==> flow/design.v <==
module ALU(Ain,Bin,ALUop,out,Z);
input [15:0] Ain, Bin;
input [1:0] ALUop;
output [15:0] out;
output Z;
assign out = (ALUop == 2'b00) ? (Ain + Bin) : (ALUop == 2'b01) ? (Ain - Bin) : (ALUop == 2'b10) ? (Ain & Bin) : (~Bin) ;
assign Z =  (out == 16'b0000000000000000) ?  1'b1 : 1'b0;
endmodule
module regfile(data_in,writenum,write,readnum,clk,data_out);
input [15:0] data_in;
input [2:0] writenum, readnum;
input write, clk;
output [15:0] data_out;
reg [15:0] R[7:0];  
reg [15:0] data_out;
always_ff @ (posedge clk)
begin 
if (write)  
    R[writenum] <= data_in;   
end  
assign data_out = R[readnum];  
endmodule
module shifter(in,shift,sout);
input [15:0] in;
input [1:0] shift;
output [15:0] sout;
reg [15:0] sout;
always_comb 
begin 
    if (shift == 2'b00)
        sout = in;
    else if (shift == 2'b01)
        sout = in << 1;
    else if (shift == 2'b10)
        sout = in >> 1;
    else if (shift == 2'b11)
    begin
      sout = in >> 1;
      sout[15] = in[15];
    end 
    else 
    sout = 16'bxxxxxxxxxxxxxxxx;
end 
endmodule
module datapath (clk, writenum, readnum, write, datapath_in, vsel, loada, loadb, loadc, shift, asel, bsel, ALUop, loads, Z_out, datapath_out);
input write, clk, loada, loadb, loadc, asel, bsel, loads, vsel;
input [1:0] ALUop, shift;
input [2:0] writenum, readnum;
input [15:0] datapath_in;
output Z_out;
output [15:0] datapath_out;
wire [15:0] data_in;
reg[15:0] aloaded, in;
wire [15:0] Bin, Ain;
reg Z_out;
reg [15:0] datapath_out;
wire [15:0] data_out, sout, out;
wire Z;
assign data_in = vsel ? datapath_in : datapath_out;  
regfile REGFILE(data_in, writenum, write, readnum, clk, data_out);  
always_ff @(posedge clk)  
begin
if (loada == 1) 
begin
 aloaded <= data_out ;
end
end 
always_ff @(posedge clk)  
begin
if (loadb == 1) 
begin
 in <= data_out ;
end
end 
shifter SHIFTER(in,shift,sout);
assign Bin = bsel ? ({11'b0, datapath_in[4:0]}) : sout ;  
assign Ain = asel ? (16'b0000000000000000) : aloaded ;
ALU alu(Ain,Bin,ALUop,out,Z);  
always_ff @(posedge clk)  
begin
if (loads == 1) 
begin
 Z_out <= Z ;
end
end 
always_ff @(posedge clk)  
begin
if (loadc == 1) 
begin
 datapath_out <= out ;
end
end 
endmodule 
# [Step by step through the tools: datapath]
# The steps from the RTL of datapath to its reports follow in flow order.
# Lines are those of the file above, counted from 1.
# Library cell names are shortened.
# Not given: -
[inputs] top="datapath" clk_port="clk" cell_library="sky130hd" pvt_corner="tt_025C_1v80"

# [Elaborated design]
# Source: Yosys, flattened and elaborated, memories not mapped. Widths are those after wreduce; folded enables and synchronous resets count as part of the registers. Registers that Yosys merges into a memory's read port (data or address) are not register bits. Print and check cells do not count. Equal cells are merged and count once.
# Yosys's memory passes give these memory sizes; they may raise the number of words (mostly to a power of two), join words into wider ones and drop unused or constant bits.
[word_totals] reg_bits=49 latchBits=0 ram_bits=128 romBits=0 clocked_rd_ports_x_width=0 memories=1 inputBits=35 out_inout_bits=17 wordCells=32
[op_classes] addsub=2 n_mul=0 n_div=0 n_cmp=0 eq_ne=5 n_shift=0 mux=15 bitwise=2 n_reduce_logical=3
[mem_list] name="REGFILE.R" size=8 width=16 read_ports=1 wr=1 line=14 rtl="reg [15:0] R[7:0];"
[ops] op="2-to-1 mux 16 bit" n=10
[ops] op="adder 16 bit" n=1
[ops] op="subtractor 16 bit" n=1
[ops] op="AND 16 bit" n=1
[ops] op="inverter 16 bit" n=1
[ops] op="logical NOT 16 bit" n=1
[ops] op="2-to-1 mux 15 bit" n=1
[ops] op="equality test 2 bit (second input constant)" n=3
[ops] op="equality test 2 x 1 -> 1 bit (second input constant)" n=2
[ops] op="logical NOT 2 bit" n=2
[ops] op="2-to-1 mux 3 bit" n=1
[ops] op="2-to-1 mux 1 bit" n=3

# [Longest topological paths]
# Yosys ltp: most cells in a row. Word level: on the elaborated netlist, between registers, memories and ports. Mapped: between sequential cells and ports; inverters and the memories' decode and read muxes count.
[depth] word_depth=12 abc_area=0 mapped_depth=18 depth_no_buf=15

# [Synthesis result]
# Source: synth_stat.txt of the flow (Yosys; design flattened, memories mapped). It holds for the ABC_AREA given above (unset counts as 0); a run with the other value may have another netlist.
[types] cell_type="edfxtp_1" n=177 type_area_um2=5.32E+03
[types] cell_type="mux4_2" n=35 type_area_um2=788.256
[types] cell_type="mux2_2" n=37 type_area_um2=416.65
[types] cell_type="ha_1" n=29 type_area_um2=362.848
[types] cell_type="mux2i_1" n=19 type_area_um2=190.182
[types] cell_type="nor2_1" n=50 type_area_um2=187.68
[types] cell_type="a21oi_1" n=30 type_area_um2=150.144
[types] cell_type="nor2b_1" n=21 type_area_um2=131.376
[types] cell_type="nand2_1" n=33 type_area_um2=123.869
[types] cell_type="o21ai_0" n=23 type_area_um2=115.11
[types] cell_type="inv_1" n=27 type_area_um2=101.347
[types] cell_type="clkbuf_1" n=21 type_area_um2=78.826
[types] cell_type="nand3_1" n=15 type_area_um2=75.072
[types] cell_type="nor3_1" n=14 type_area_um2=70.067
[types] cell_type="xnor2_1" n=8 type_area_um2=70.067
[types] cell_type="nand2b_1" n=10 type_area_um2=62.56
[types] cell_type="o211ai_1" n=7 type_area_um2=52.55
[types] cell_type="a21o_1" n=6 type_area_um2=45.043
# Other cell types: 50; their cells: 102.
[mapped] cell_count=664 synth_area_um2=9191.3 seqArea_um2=5315.1 ff_cells=177
# By module: a second synthesis without flattening, with its own total; a netlist apart from the flattened one above.
[unflattened] hier_cells=688 hier_area_um2=9544.2
# Rows give one instance, submodules left out.
[by_module] module="regfile" n_inst=1 n_cells=198 mod_area_um2=4973.5 mod_seq_area_um2=3843.7
[by_module] module="ALU" n_inst=1 n_cells=336 mod_area_um2=2255.9 mod_seq_area_um2=0.0
[by_module] module="datapath" n_inst=1 n_cells=102 mod_area_um2=1974.4 mod_seq_area_um2=1471.4
[by_module] module="shifter" n_inst=1 n_cells=52 mod_area_um2=340.3 mod_seq_area_um2=0.0

# [Timing after synthesis]
# OpenSTA on the mapped netlist: ideal clock, no wires. The path of least setup slack (recovery checks aside). Input and output delay are each 20% of the period. Register names are those of the netlist, which keeps one name where synthesis merged equal registers.
[synth_path] path_type="input -> register" startpoint="input shift[0]" endpoint="register Z_out" period_ns=5.5 in_delay_ns=1.100 launch_ns=1.100 t_arrival_ns=5.107 required_time_ns=5.330 setup_slack_ns=0.223 delay_ns=4.177 path_stages=16 synth_period_reached_ns=5.277
# "delay_ns" is the arrival time less input delay plus setup time.
# "path_stages" counts driving pins, that of a launching flip-flop among them; a cell with two outputs on the path counts twice.
# "synth_period_reached_ns" = period - worst setup slack (recovery checks aside). The figure is calculated, with input and output delays left at 20% of the set period.
# The rows between start and end are the longest chain of elaborated cells between them; the timing report does not say that the signal goes this way. Where chains are equally long, one stands for them.
# Each line given opens the expression or statement behind the cell; cells for indexed reads and writes are added by Yosys, which also makes memories of some case tables.
[synth_via] path_cell_list="buf_6 -> or3b_4 -> a2bb2oi_2 -> ha_1 -> inv_1 -> fa_1 -> a21o_1 -> a311oi_1 -> o22ai_2 -> o41ai_2 -> o31ai_1 -> mux2_4 -> a211o_1 -> or4_1 -> or4_1 -> nor4_2" elab_chain_cells=12 cells_between=19 lines_between=7
[synth_rtl] element="from (decl)" line=47 rtl="input [1:0] ALUop, shift;"
[synth_rtl] element="equality test 2 bit" line=36 rtl="else if (shift == 2'b11)"
[synth_rtl] element="2-to-1 mux 15 bit" line=36
[synth_rtl] element="2-to-1 mux 16 bit" line=34 rtl="else if (shift == 2'b10)"
[synth_rtl] element="2-to-1 mux 16 bit" line=32 rtl="else if (shift == 2'b01)"
[synth_rtl] element="2-to-1 mux 16 bit" line=30 rtl="if (shift == 2'b00)"
[synth_rtl] element="2-to-1 mux 16 bit" line=76 rtl="assign Bin = bsel ? ({11'b0, datapath_in[4:0]}) : sout ;"
[synth_rtl] element="inverter 16 bit" line=6 rtl="assign out = (ALUop == 2'b00) ? (Ain + Bin) : (ALUop == 2'b01) ? (Ain - Bin) : (ALUop == 2'b10) ? (Ain & Bin) ..."
[synth_rtl] element="2-to-1 mux 16 bit x3" line=6
[synth_rtl] element="logical NOT 16 bit" line=7 rtl="assign Z =  (out == 16'b0000000000000000) ?  1'b1 : 1'b0;"
[synth_rtl] element="2-to-1 mux 1 bit" line=7
[synth_rtl] element="to (assign)" line=83 rtl="Z_out <= Z ;"
[synth_rtl] element="to (decl)" line=50 rtl="output Z_out;"
# Some nets on the timed path still bear RTL names; the line given drives or declares the net.
[synth_named_nets] signal="alu.out[12]" line=6

# [Timing after layout]
# From the final timing report of flow run A: the path of least setup slack in the routed layout; clock arrival at registers is part of the times.
[layout_path] path_type="input -> register" startpoint="input shift[0]" endpoint="register Z_out" period_ns=5.79 in_delay_ns=1.16 launch_ns=1.16 t_arrival_ns=5.73 required_time_ns=6.05 setup_slack_ns=0.33 path_stages=17
# The rows between start and end are the longest chain of elaborated cells between them; the timing report does not say that the signal goes this way. Where chains are equally long, one stands for them.
[layout_via] path_cell_list="clkdlybuf4s50_1 -> buf_4 -> mux2i_1 -> o21ai_0 -> mux2i_2 -> inv_1 -> ha_1 -> a211oi_1 -> a2111o_1 -> a221oi_2 -> nor2_1 -> o221ai_1 -> a22oi_1 -> or4_1 -> or4_1 -> or4_1 -> nor4_2" elab_chain_cells=12 cells_between=19 lines_between=7
[layout_rtl] element="from (decl)" line=47 rtl="input [1:0] ALUop, shift;"
[layout_rtl] element="equality test 2 bit" line=36 rtl="else if (shift == 2'b11)"
[layout_rtl] element="2-to-1 mux 15 bit" line=36
[layout_rtl] element="2-to-1 mux 16 bit" line=34 rtl="else if (shift == 2'b10)"
[layout_rtl] element="2-to-1 mux 16 bit" line=32 rtl="else if (shift == 2'b01)"
[layout_rtl] element="2-to-1 mux 16 bit" line=30 rtl="if (shift == 2'b00)"
[layout_rtl] element="2-to-1 mux 16 bit" line=76 rtl="assign Bin = bsel ? ({11'b0, datapath_in[4:0]}) : sout ;"
[layout_rtl] element="inverter 16 bit" line=6 rtl="assign out = (ALUop == 2'b00) ? (Ain + Bin) : (ALUop == 2'b01) ? (Ain - Bin) : (ALUop == 2'b10) ? (Ain & Bin) ..."
[layout_rtl] element="2-to-1 mux 16 bit x3" line=6
[layout_rtl] element="logical NOT 16 bit" line=7 rtl="assign Z =  (out == 16'b0000000000000000) ?  1'b1 : 1'b0;"
[layout_rtl] element="2-to-1 mux 1 bit" line=7
[layout_rtl] element="to (assign)" line=83 rtl="Z_out <= Z ;"
[layout_rtl] element="to (decl)" line=50 rtl="output Z_out;"
# Some nets on the timed path still bear RTL names; the line given drives or declares the net.
[layout_named_nets] signal="alu.out[5]" line=6

Wiki page: datapath / flow data

Below are 4 stored runs of the flow (Yosys, OpenROAD; platform sky130hd) on datapath, each with its settings and what was measured, unordered. Constraints: input delay and output delay 20% of the set period each, output load 0.01 pF.
"clock_period_reached_ns" means the clock period less the worst setup slack. The figure is calculated, with input and output delays left at 20% of the set period.
"worst_path_time_ns" means the part of the period allowed to the worst setup path (the constraints hold back 20% at inputs and 20% at outputs) less its slack; where the path has registers, the arrival times of their clocks count too.
"power_total_uw" is the tool's figure for a default switching activity; nothing was simulated.

[flow] flow run A: files
==> flow/run.sh <==
#!/bin/bash
# the make line also repeats the synthesis and layout settings of config.mk as NAME=value (left out here)
make -C /OpenROAD-flow-scripts/flow DESIGN_CONFIG=/design/flow/config.mk WORK_HOME=/design/flow/orfs CLKGATE_MAP_FILE= finish
==> flow/config.mk <==
export PLATFORM = sky130hd
export DESIGN_NAME = datapath
export DESIGN_NICKNAME = datapath
export VERILOG_FILES = /design/flow/design.v
export SDC_FILE = /design/flow/constraint.sdc
export NUM_CORES = 4
export LEC_CHECK = 0
export CAP_MARGIN = 30
export CORE_MARGIN = 2
export CORE_UTILIZATION = 53
export CTS_CLUSTER_SIZE = 95
export GPL_ROUTABILITY_DRIVEN = 0
export MIN_ROUTING_LAYER = met2
export PLACE_DENSITY = 0.92
export SLEW_MARGIN = 20
export TNS_END_PERCENT = 90
==> flow/constraint.sdc <==
create_clock -name core_clock -period 5.79 [get_ports {clk}]
set_input_delay 1.1580 -clock core_clock [delete_from_list [all_inputs] [get_ports {clk}]]
set_output_delay 1.1580 -clock core_clock [all_outputs]
set_load 0.01 [all_outputs]

[flow] flow run A: metrics
[metrics] yosys.chip_area_um2 = 9191.3
[metrics] total_die_area_um2 = 18411.8
[metrics] cell_area_final_um2 = 10794.1
[metrics] finalUtil_frac = 0.631
[metrics] fin_ws_ns = 0.327
[metrics] final_setup_tns_ns = 0.000
[metrics] final_hold_ws_ns = 0.731
[metrics] power_total_uw = 3326
[metrics] clock_period_reached_ns = 5.463
[metrics] worst_path_time_ns = 4.30
[metrics] critical_path_kind = input -> register

[flow] flow run B: files
==> flow/run.sh <==
#!/bin/bash
# the make line also repeats the synthesis and layout settings of config.mk as NAME=value (left out here)
make -C /OpenROAD-flow-scripts/flow DESIGN_CONFIG=/design/flow/config.mk WORK_HOME=/design/flow/orfs CLKGATE_MAP_FILE= finish
==> flow/config.mk <==
export PLATFORM = sky130hd
export DESIGN_NAME = datapath
export DESIGN_NICKNAME = datapath
export VERILOG_FILES = /design/flow/design.v
export SDC_FILE = /design/flow/constraint.sdc
export NUM_CORES = 4
export LEC_CHECK = 0
export CAP_MARGIN = 20
export CORE_MARGIN = 2
export CORE_UTILIZATION = 40
export SLEW_MARGIN = 20
==> flow/constraint.sdc <==
create_clock -name core_clock -period 5.29 [get_ports {clk}]
set_input_delay 1.0580 -clock core_clock [delete_from_list [all_inputs] [get_ports {clk}]]
set_output_delay 1.0580 -clock core_clock [all_outputs]
set_load 0.01 [all_outputs]

[flow] flow run B: metrics
[metrics] yosys.chip_area_um2 = 9191.3
[metrics] total_die_area_um2 = 24206.7
[metrics] cell_area_final_um2 = 11458.5
[metrics] finalUtil_frac = 0.508
[metrics] fin_ws_ns = 0.222
[metrics] final_setup_tns_ns = 0.000
[metrics] final_hold_ws_ns = 0.716
[metrics] power_total_uw = 3686
[metrics] clock_period_reached_ns = 5.068
[metrics] worst_path_time_ns = 4.01
[metrics] critical_path_kind = input -> register

[flow] flow run C: files
==> flow/run.sh <==
#!/bin/bash
# the make line also repeats the synthesis and layout settings of config.mk as NAME=value (left out here)
make -C /OpenROAD-flow-scripts/flow DESIGN_CONFIG=/design/flow/config.mk WORK_HOME=/design/flow/orfs CLKGATE_MAP_FILE= finish
==> flow/config.mk <==
export PLATFORM = sky130hd
export DESIGN_NAME = datapath
export DESIGN_NICKNAME = datapath
export VERILOG_FILES = /design/flow/design.v
export SDC_FILE = /design/flow/constraint.sdc
export NUM_CORES = 4
export LEC_CHECK = 0
export CAP_MARGIN = 20
export CORE_MARGIN = 2
export CORE_UTILIZATION = 40
export SETUP_SLACK_MARGIN = 0.65
export SLEW_MARGIN = 20
==> flow/constraint.sdc <==
create_clock -name core_clock -period 5.29 [get_ports {clk}]
set_input_delay 1.0580 -clock core_clock [delete_from_list [all_inputs] [get_ports {clk}]]
set_output_delay 1.0580 -clock core_clock [all_outputs]
set_load 0.01 [all_outputs]

[flow] flow run C: metrics
[metrics] yosys.chip_area_um2 = 9191.3
[metrics] total_die_area_um2 = 24206.7
[metrics] cell_area_final_um2 = 11507.3
[metrics] finalUtil_frac = 0.51
[metrics] fin_ws_ns = 0.270
[metrics] final_setup_tns_ns = 0.000
[metrics] final_hold_ws_ns = 0.731
[metrics] power_total_uw = 3577
[metrics] clock_period_reached_ns = 5.020
[metrics] worst_path_time_ns = 3.96
[metrics] critical_path_kind = input -> register

[flow] flow run D: files
==> flow/run.sh <==
#!/bin/bash
# the make line also repeats the synthesis and layout settings of config.mk as NAME=value (left out here)
make -C /OpenROAD-flow-scripts/flow DESIGN_CONFIG=/design/flow/config.mk WORK_HOME=/design/flow/orfs CLKGATE_MAP_FILE= finish
==> flow/config.mk <==
export PLATFORM = sky130hd
export DESIGN_NAME = datapath
export DESIGN_NICKNAME = datapath
export VERILOG_FILES = /design/flow/design.v
export SDC_FILE = /design/flow/constraint.sdc
export NUM_CORES = 4
export LEC_CHECK = 0
export ABC_AREA = 0
export CAP_MARGIN = 20
export CELL_PAD_IN_SITES_GLOBAL_PLACEMENT = 1
export CORE_ASPECT_RATIO = 1.84
export CORE_MARGIN = 2
export CORE_UTILIZATION = 40
export CTS_CLUSTER_SIZE = 16
export GPL_ROUTABILITY_DRIVEN = 0
export MAX_ROUTING_LAYER = met4
export MIN_ROUTING_LAYER = met2
export SLEW_MARGIN = 20
==> flow/constraint.sdc <==
create_clock -name core_clock -period 5.09 [get_ports {clk}]
set_input_delay 1.0180 -clock core_clock [delete_from_list [all_inputs] [get_ports {clk}]]
set_output_delay 1.0180 -clock core_clock [all_outputs]
set_load 0.01 [all_outputs]

[flow] flow run D: metrics
[metrics] yosys.chip_area_um2 = 9191.3
[metrics] total_die_area_um2 = 24263.5
[metrics] cell_area_final_um2 = 11663.7
[metrics] finalUtil_frac = 0.514
[metrics] fin_ws_ns = 0.176
[metrics] final_setup_tns_ns = 0.000
[metrics] final_hold_ws_ns = 0.728
[metrics] power_total_uw = 3767
[metrics] clock_period_reached_ns = 4.914
[metrics] worst_path_time_ns = 3.90
[metrics] critical_path_kind = input -> register
